==> flow/design.v <==
`timescale 1ps/1ps
module LASER (
	input CLK,
	input RST,
	input [3:0] X,
	input [3:0] Y,
	output reg [3:0] C1X,
	output reg [3:0] C1Y,
	output reg [3:0] C2X,
	output reg [3:0] C2Y,
	output DONE
);
parameter State_Data_Read									= 0,
					State_Calculate_Cover 					= 1,
					State_Next_Circle 							= 2,
					State_Refresh_Max_Cover_Circle	= 3,
					State_Data_Out 									= 4;
reg [2:0] State;
reg [3:0] DATA [39:0][1:0];  
reg [3:0] CNT_X,CNT_Y;
reg [5:0] CNT;
reg [2:0] STEP_CNT;
reg [6:0] ITER;  
reg [8:0] Calculate_REG;
reg [3:0] Distance1,Distance2,Distance3,Distance4;
reg S;
wire [3:0] Set_Circle [1:0];
reg [5:0] Max_Cover,Cover;
reg [3:0] Max_Cover_X,Max_Cover_Y;
reg inC1,inC2;
reg [7:0] sqrd1,sqrd2,sqrd3,sqrd4;
assign Set_Circle[0] = S ? C1X:C2X;
assign Set_Circle[1] = S ? C1Y:C2Y;
assign DONE = State== State_Data_Out ? 1'b1:1'b0;
always@(posedge CLK or posedge RST)begin
	if(RST)begin
		State <= State_Data_Read;	
		S<=0;
		{CNT_Y,CNT_X} <= 0;
		CNT <= 0;
		STEP_CNT <= 0;
		ITER <= 0;
		{Cover,Max_Cover} <= 0;
		{C1X,C1Y,C2X,C2Y} <= 0;
		{Max_Cover_Y,Max_Cover_X} <= 0; 
	end
	else begin
		case(State)
			State_Data_Read								:begin
				if(CNT>=39) begin
					State <= State_Calculate_Cover;
					CNT <= 0;
				end
				else CNT <= CNT+1;
				DATA[CNT][0] <= X;
				DATA[CNT][1] <= Y;
			end
			State_Calculate_Cover 				:begin  
				if(CNT>=39)begin
					State <= State_Next_Circle;
					CNT <= 0;
				end
				else begin
					CNT <= CNT+1;
				end
				if(inC1||inC2)begin
					Cover <= Cover+1;
				end
			end
			State_Next_Circle 						:begin  
				if(Cover>=Max_Cover)begin
					Max_Cover <= Cover;
					Max_Cover_Y <= CNT_Y;
					Max_Cover_X <= CNT_X;
				end
				if(Cover<=3)begin
					if(CNT_Y==15 && (CNT_X+10)>15)begin
						State <= State_Refresh_Max_Cover_Circle;
						CNT_Y <= 0;
						CNT_X <= 0;
					end
					else if((CNT_X+10)>15)begin
						CNT_Y <= CNT_Y+1;
						CNT_X <= 0;
						State <= State_Calculate_Cover;
					end
					else begin
						CNT_X <= CNT_X+10;
						State <= State_Calculate_Cover;
					end
				end
				else if(Cover<=10)begin
					if(CNT_Y==15 && (CNT_X+7)>15)begin
						State <= State_Refresh_Max_Cover_Circle;
						CNT_Y <= 0;
						CNT_X <= 0;
					end
					else if((CNT_X+7)>15)begin
						CNT_Y <= CNT_Y+1;
						CNT_X <= 0;
						State <= State_Calculate_Cover;
					end
					else begin
						CNT_X <= CNT_X+7;
						State <= State_Calculate_Cover;
					end
				end
				else if(Cover<=20)begin
					if(CNT_Y==15 && (CNT_X+3)>15)begin
						State <= State_Refresh_Max_Cover_Circle;
						CNT_Y <= 0;
						CNT_X <= 0;
					end
					else if((CNT_X+3)>15)begin
						CNT_Y <= CNT_Y+1;
						CNT_X <= 0;
						State <= State_Calculate_Cover;
					end
					else begin
						CNT_X <= CNT_X+3;
						State <= State_Calculate_Cover;
					end
				end
				else begin
					{CNT_Y,CNT_X}<= &{CNT_Y,CNT_X} ? 0:{CNT_Y,CNT_X}+1 ;
					State <= &{CNT_Y,CNT_X} ? State_Refresh_Max_Cover_Circle : State_Calculate_Cover;
				end
				Cover<=0;
			end
			State_Refresh_Max_Cover_Circle 	:begin 
				if(  (S&&{Max_Cover_Y,Max_Cover_X}=={C2Y,C2X}) ||
				 			(~S&&{Max_Cover_Y,Max_Cover_X}=={C1Y,C1X}) || (&ITER) ) State <= State_Data_Out;
				else begin 
					if(S) {C2Y,C2X} <= {Max_Cover_Y,Max_Cover_X};
					else {C1Y,C1X} <= {Max_Cover_Y,Max_Cover_X};
					State <= State_Calculate_Cover ; 
				end
				{CNT_Y,CNT_X} <= 0;
				CNT <= 0;
				STEP_CNT <= 0;
				ITER <= ITER+1;
				Cover<=0;
				S <= ~S;
			end
			State_Data_Out 								:begin 
				State <= State_Data_Read;	
				{CNT_Y,CNT_X} <= 0;
				S <= 0;
				CNT <= 0;
				STEP_CNT <= 0;
				ITER <= 0;
				{Cover,Max_Cover} <= 0;
				{C1X,C1Y,C2X,C2Y} <= 0;
				{Max_Cover_Y,Max_Cover_X} <= 0; 
			end
		endcase
	end
end
always@(*)begin
	if(State==State_Calculate_Cover)begin
		Distance1 = (CNT_X>DATA[CNT][0]) ? (CNT_X-DATA[CNT][0]):(DATA[CNT][0]-CNT_X);
		Distance2 = (CNT_Y>DATA[CNT][1]) ? (CNT_Y-DATA[CNT][1]):(DATA[CNT][1]-CNT_Y);	
		sqrd1 = Distance1*Distance1;
		sqrd2 = Distance2*Distance2;
		if( (sqrd1+sqrd2)<=16) inC1 = 1;
		else inC1 = 0;
		Distance3 = (Set_Circle[0]>DATA[CNT][0]) ? (Set_Circle[0]-DATA[CNT][0]):(DATA[CNT][0]-Set_Circle[0]);
		Distance4 = (Set_Circle[1]>DATA[CNT][1]) ? (Set_Circle[1]-DATA[CNT][1]):(DATA[CNT][1]-Set_Circle[1]);
		sqrd4 = Distance3*Distance3;
    sqrd3 = Distance4*Distance4;
		if( (sqrd3+sqrd4)<=16) inC2 = 1;
		else inC2 = 0;
	end
	else {Distance1,Distance2,inC1,inC2} = 0;
end
endmodule
* Step by step through the tools: LASER
Tool output for the design above, in the order of the flow. Line numbers count from 1 in the design file above. Library cell names are shortened. Not given: --
Inputs: design top LASER, clock CLK, standard-cell library sky130hd, timing corner tt_025C_1v80

* Word level
Counts by Yosys on the flattened word-level netlist (proc, flatten, opt, wreduce). Print and check cells are left out.
Storage and ports: flip-flop bits (word level) 381, bits of input ports 10, output and inout port bits 17, cells after elaboration 606
Operators by class: add/sub/neg operators 20, multipliers 4, magnitude comparators 14, eq/ne operators 135, mux-type cells 189, bitwise operators 2, reduce/logical cells 148
Operators with widths (number):
- 4-bit two-way mux | 154
- 4-bit parallel mux with 79-bit select | 1
- 3-bit AND reduction | 83
- 7-bit by 6-bit == test with 1-bit output with constant B | 32
- 4-bit parallel mux with 39-bit select | 1
- 4-bit by 4-bit multiplier with 8-bit output | 4
- 7-bit by 5-bit == test with 1-bit output with constant B | 16
- 7-bit == test with constant B | 16
- 32-bit by 4-bit > comparator with 1-bit output with constant B | 3
- 6-bit by 5-bit == test with 1-bit output with constant B | 16
- 2-bit nonzero test | 44
- 4-bit parallel mux with 2-bit select | 8
- 7-bit by 4-bit == test with 1-bit output with constant B | 8
- 6-bit by 4-bit == test with 1-bit output with constant B | 8
- 6-bit == test with constant B | 8
- 6-bit parallel mux with 2-bit select | 3
- 4-bit subtractor | 8
- 7-bit by 3-bit == test with 1-bit output with constant B | 4
- 6-bit by 3-bit == test with 1-bit output with constant B | 4
- 8-bit by 8-bit adder with 9-bit output | 2
- 9-bit by 5-bit less-or-equal comparator with 1-bit output with constant B | 2
- 6-bit two-way mux | 3
- 4-bit > comparator | 4
- 8-bit == test | 2
- 3-bit parallel mux with 5-bit select | 1
- 2-bit != test with constant B | 7
- 7-bit by 1-bit adder with 7-bit output with constant B | 2
- 7-bit by 2-bit == test with 1-bit output with constant B | 2
Other operator kinds: 41; their cells: 66.

* Depth
Depth = most cells in a row (Yosys ltp): at word level without a register or memory, in the mapped netlist without a sequential cell, where the memories' decode and read muxes count.
Logic depth: depth after elaboration 14, ABC_AREA 0, depth in mapped cells 39, depth with buffers taken out 33

* Mapped cells and area
Yosys stat after the flow's synthesis: flattened, memories mapped to cells. It holds for the ABC_AREA given above (unset counts as 0); a run with the other value may have another netlist. Totals and module areas in this step are rounded.
Cells by type:
- edfxtp_1 | number 320, area in all 9.61E+03 µm²
- mux2_2 | number 160, area in all 1.8E+03 µm²
- dfrtp_1 | number 62, area in all 1.55E+03 µm²
- ha_1 | number 85, area in all 1063.52 µm²
- a22oi_1 | number 138, area in all 1.04E+03 µm²
- fa_1 | number 30, area in all 600.576 µm²
- nand2_1 | number 142, area in all 533.011 µm²
- clkbuf_1 | number 108, area in all 405.389 µm²
- inv_1 | number 93, area in all 349.085 µm²
- nor2_1 | number 84, area in all 315.302 µm²
- and3_1 | number 50, area in all 312.8 µm²
- nor3_1 | number 53, area in all 265.254 µm²
- mux2i_1 | number 26, area in all 260.25 µm²
- nand4_1 | number 34, area in all 212.704 µm²
- xnor2_1 | number 22, area in all 192.685 µm²
- o21ai_0 | number 38, area in all 190.182 µm²
- nand3_1 | number 33, area in all 165.158 µm²
- a21oi_1 | number 30, area in all 150.144 µm²
Not listed: further types 42, cells in them 195.
Synthesis totals: standard cells after synthesis 1703, cell area after synthesis 20500 µm², sequential part of the area 11200 µm², flip-flops 383, buffer cells 115

* Timing after synthesis
Path of least setup slack by OpenSTA after synthesis, without wires, with an ideal clock, recovery checks aside; 20% of the period is set as input and as output delay. Where synthesis merged equal registers, the netlist keeps one of their names.
Timing path after synthesis: kind register to register, from register CNT[3], to register Cover[2], period 9.0 ns, setup time 0.122 ns, launch time at the first pin 0.000 ns, data arrival time 8.898 ns, path slack -0.020 ns, delay of the path 9.020 ns, stages 34, synthesis period reached 9.02 ns
"delay of the path" = arrival - input delay + setup time. "stages" counts driving pins, that of a launching flip-flop among them; a cell with two outputs on the path counts twice. "synthesis period reached" = period - worst setup slack (recovery checks aside). The figure is calculated, with input and output delays left at 20% of the set period. The rows between start and end are the longest chain of elaborated cells between them; the timing report does not say that the signal goes this way. Where chains are equally long, one stands for them. Each line given opens the expression or statement behind the cell; cells for indexed reads and writes are added by Yosys, which also makes memories of some case tables. At most two assigning lines are given for a register; there are more.
On the way, after synthesis: path through dfrtp_1 clkbuf_1 clkbuf_1 inv_1 ha_1 xnor2_1 buf_2 nor2_1 a311oi_1 nand3_1 nor4_4 mux2_2 ha_1 fa_1 inv_1 a21o_1 a21oi_1 a41oi_1 mux2i_1 xnor2_1 or2_2 fa_1 fa_1 fa_1 inv_1 fa_1 ha_1 inv_1 fa_1 a31oi_1 a221oi_1 a32oi_1 mux2_2 a32o_1, cells in the longest elaborated chain 14
Ends and longest elaborated chain, after synthesis:
- from (decl) | line 21 | reg [5:0] CNT;
- from (assign) | line 54 | else CNT <= CNT+1;
- from (assign) | line 64 | CNT <= CNT+1;
- 6-bit subtractor | line 161 | Distance1 = (CNT_X>DATA[CNT][0]) ? (CNT_X-DATA[CNT][0]):(DATA[CNT][0]-CNT_X);
- 7-bit by 1-bit adder with 7-bit output | line 161
- 7-bit == test | line 161
- 4-bit parallel mux with 79-bit select | line 161
- 4-bit subtractor | line 161
- 4-bit two-way mux | line 161
- 4-bit by 4-bit multiplier with 8-bit output | line 163 | sqrd1 = Distance1*Distance1;
- 8-bit by 8-bit adder with 9-bit output | line 165 | if( (sqrd1+sqrd2)<=16) inC1 = 1;
- 9-bit by 5-bit less-or-equal comparator with 1-bit output | line 165
- 1-bit two-way mux | line 165
- 1-bit two-way mux | line 160 | if(State==State_Calculate_Cover)begin
- 1-bit logical OR | line 66 | if(inC1||inC2)begin
- 6-bit two-way mux | line 66
- 6-bit parallel mux with 2-bit select | line 48 | case(State)
- to (assign) | line 67 | Cover <= Cover+1;
- to (assign) | line 128 | Cover<=0;
- to (decl) | line 28 | reg [5:0] Max_Cover,Cover;

* Timing after layout
Path of least setup slack in the final report of job 1 (OpenROAD, finished layout, wires in). Where an end is a register, its clock arrival counts in the times.
Timing path post-layout: kind register to register, from register CNT[3], to register Cover[4], period 6.84 ns, setup time 0.11 ns, launch time at the first pin 0.53 ns, data arrival time 9.04 ns, path slack -1.78 ns, stages 38
The rows between start and end are the longest chain of elaborated cells between them; the timing report does not say that the signal goes this way. Where chains are equally long, one stands for them. At most two assigning lines are given for a register; there are more.
On the way, post-layout: path through dfrtp_1 inv_4 ha_4 buf_12 xor2_4 buf_12 buf_12 buf_6 nor3_4 buf_6 buf_6 a222oi_1 nand3_1 nor4_4 nand2_2 mux2_4 ha_4 a21o_1 (+2 left out) mux2i_1 xor2_1 nor2_1 inv_1 fa_1 fa_1 fa_1 inv_2 fa_1 ha_2 inv_2 fa_2 a31oi_4 a211oi_2 a32oi_2 buf_12 mux2_4 a32o_1, cells in the longest elaborated chain 14
Ends and longest elaborated chain, post-layout:
- from (decl) | line 21 | reg [5:0] CNT;
- from (assign) | line 54 | else CNT <= CNT+1;
- from (assign) | line 64 | CNT <= CNT+1;
- 6-bit subtractor | line 161 | Distance1 = (CNT_X>DATA[CNT][0]) ? (CNT_X-DATA[CNT][0]):(DATA[CNT][0]-CNT_X);
- 7-bit by 1-bit adder with 7-bit output | line 161
- 7-bit == test | line 161
- 4-bit parallel mux with 79-bit select | line 161
- 4-bit subtractor | line 161
- 4-bit two-way mux | line 161
- 4-bit by 4-bit multiplier with 8-bit output | line 163 | sqrd1 = Distance1*Distance1;
- 8-bit by 8-bit adder with 9-bit output | line 165 | if( (sqrd1+sqrd2)<=16) inC1 = 1;
- 9-bit by 5-bit less-or-equal comparator with 1-bit output | line 165
- 1-bit two-way mux | line 165
- 1-bit two-way mux | line 160 | if(State==State_Calculate_Cover)begin
- 1-bit logical OR | line 66 | if(inC1||inC2)begin
- 6-bit two-way mux | line 66
- 6-bit parallel mux with 2-bit select | line 48 | case(State)
- to (assign) | line 67 | Cover <= Cover+1;
- to (assign) | line 128 | Cover<=0;
- to (decl) | line 28 | reg [5:0] Max_Cover,Cover;

==> runs of LASER <==
Top module LASER; platform sky130hd; tools Yosys and OpenROAD; 3 stored runs in no particular order. Input and output delays are each 20% of the period that was set; the output load is 0.01 pF.
"achieved clock period": clock period set for the run, less the worst setup slack. It is reckoned from that one timing run; input and output delays stay at 20% of the period that was set.
"time on the worst setup path" is the time allowed to the run's worst setup path (the clock period less input and output delay, where it has them) less its slack. Clock arrival times count: a late capture clock shortens it, a late launch clock lengthens it.
"total power of the final layout": no workload was simulated; the value follows from the tool's default switching activity.
The measured numbers are rounded.

[job 1] flow files
==> flow/run.sh <==
#!/bin/bash
# the make line also repeats the synthesis and layout settings of config.mk as NAME=value (left out here)
make -C /OpenROAD-flow-scripts/flow DESIGN_CONFIG=/design/flow/config.mk WORK_HOME=/design/flow/orfs CLKGATE_MAP_FILE= finish
==> flow/config.mk <==
export PLATFORM = sky130hd
export DESIGN_NAME = LASER
export DESIGN_NICKNAME = LASER
export VERILOG_FILES = /design/flow/design.v
export SDC_FILE = /design/flow/constraint.sdc
export NUM_CORES = 4
export LEC_CHECK = 0
export ABC_AREA = 0
export CAP_MARGIN = 30
export CELL_PAD_IN_SITES_GLOBAL_PLACEMENT = 3
export CORE_ASPECT_RATIO = 0.54
export CORE_MARGIN = 2
export CORE_UTILIZATION = 46
export CTS_CLUSTER_DIAMETER = 112
export GPL_ROUTABILITY_DRIVEN = 0
export MAX_ROUTING_LAYER = met4
export SLEW_MARGIN = 5
export TNS_END_PERCENT = 95
==> flow/constraint.sdc <==
create_clock -name core_clock -period 6.84 [get_ports {CLK}]
set_input_delay 1.3680 -clock core_clock [delete_from_list [all_inputs] [get_ports {CLK}]]
set_output_delay 1.3680 -clock core_clock [all_outputs]
set_load 0.01 [all_outputs]

[job 1] result: lowest setup slack -1.78 ns; total power of the final layout 4800 uW; standard-cell area after layout 25800 µm²; Yosys chip area after synthesis 20500 µm²; sum of negative setup slack -10.5 ns; full die area 46400 µm²; smallest hold slack 0.526 ns; achieved clock period 8.616 ns; time on the worst setup path 8.62 ns; worst setup path kind register to register; utilization after routing 59.0 %

[job 2] flow files
==> flow/run.sh <==
#!/bin/bash
# the make line also repeats the synthesis and layout settings of config.mk as NAME=value (left out here)
make -C /OpenROAD-flow-scripts/flow DESIGN_CONFIG=/design/flow/config.mk WORK_HOME=/design/flow/orfs CLKGATE_MAP_FILE= finish
==> flow/config.mk <==
export PLATFORM = sky130hd
export DESIGN_NAME = LASER
export DESIGN_NICKNAME = LASER
export VERILOG_FILES = /design/flow/design.v
export SDC_FILE = /design/flow/constraint.sdc
export NUM_CORES = 4
export LEC_CHECK = 0
export ABC_AREA = 1
export CAP_MARGIN = 20
export CELL_PAD_IN_SITES_DETAIL_PLACEMENT = 0
export CORE_MARGIN = 10
export CORE_UTILIZATION = 28
export CTS_CLUSTER_DIAMETER = 290
export CTS_CLUSTER_SIZE = 40
export MAX_ROUTING_LAYER = met5
export MIN_ROUTING_LAYER = met2
export PLACE_DENSITY_LB_ADDON = 0.07
export SETUP_SLACK_MARGIN = 1.28
export SLEW_MARGIN = 20
export TNS_END_PERCENT = 55
==> flow/constraint.sdc <==
create_clock -name core_clock -period 13.1 [get_ports {CLK}]
set_input_delay 2.6200 -clock core_clock [delete_from_list [all_inputs] [get_ports {CLK}]]
set_output_delay 2.6200 -clock core_clock [all_outputs]
set_load 0.01 [all_outputs]

[job 2] result: lowest setup slack 3.44 ns; total power of the final layout 1990 uW; standard-cell area after layout 23200 µm²; Yosys chip area after synthesis 21600 µm²; sum of negative setup slack 0.000 ns; full die area 88700 µm²; smallest hold slack 0.515 ns; achieved clock period 9.661 ns; time on the worst setup path 9.66 ns; worst setup path kind register to register; utilization after routing 30.4 %

[job 3] flow files
==> flow/run.sh <==
#!/bin/bash
# the make line also repeats the synthesis and layout settings of config.mk as NAME=value (left out here)
make -C /OpenROAD-flow-scripts/flow DESIGN_CONFIG=/design/flow/config.mk WORK_HOME=/design/flow/orfs CLKGATE_MAP_FILE= finish
==> flow/config.mk <==
export PLATFORM = sky130hd
export DESIGN_NAME = LASER
export DESIGN_NICKNAME = LASER
export VERILOG_FILES = /design/flow/design.v
export SDC_FILE = /design/flow/constraint.sdc
export NUM_CORES = 4
export LEC_CHECK = 0
export ABC_AREA = 0
export CAP_MARGIN = 20
export CELL_PAD_IN_SITES_DETAIL_PLACEMENT = 2
export CORE_ASPECT_RATIO = 0.91
export CORE_MARGIN = 2
export CORE_UTILIZATION = 52
export CTS_CLUSTER_DIAMETER = 175
export CTS_CLUSTER_SIZE = 56
export GPL_ROUTABILITY_DRIVEN = 0
export GPL_TIMING_DRIVEN = 0
export MAX_ROUTING_LAYER = met5
export PLACE_DENSITY_LB_ADDON = 0.18
export SETUP_SLACK_MARGIN = 2.59
export SLEW_MARGIN = 20
==> flow/constraint.sdc <==
create_clock -name core_clock -period 12.1 [get_ports {CLK}]
set_input_delay 2.4200 -clock core_clock [delete_from_list [all_inputs] [get_ports {CLK}]]
set_output_delay 2.4200 -clock core_clock [all_outputs]
set_load 0.01 [all_outputs]

[job 3] result: incomplete, routing halted on ODB-0269
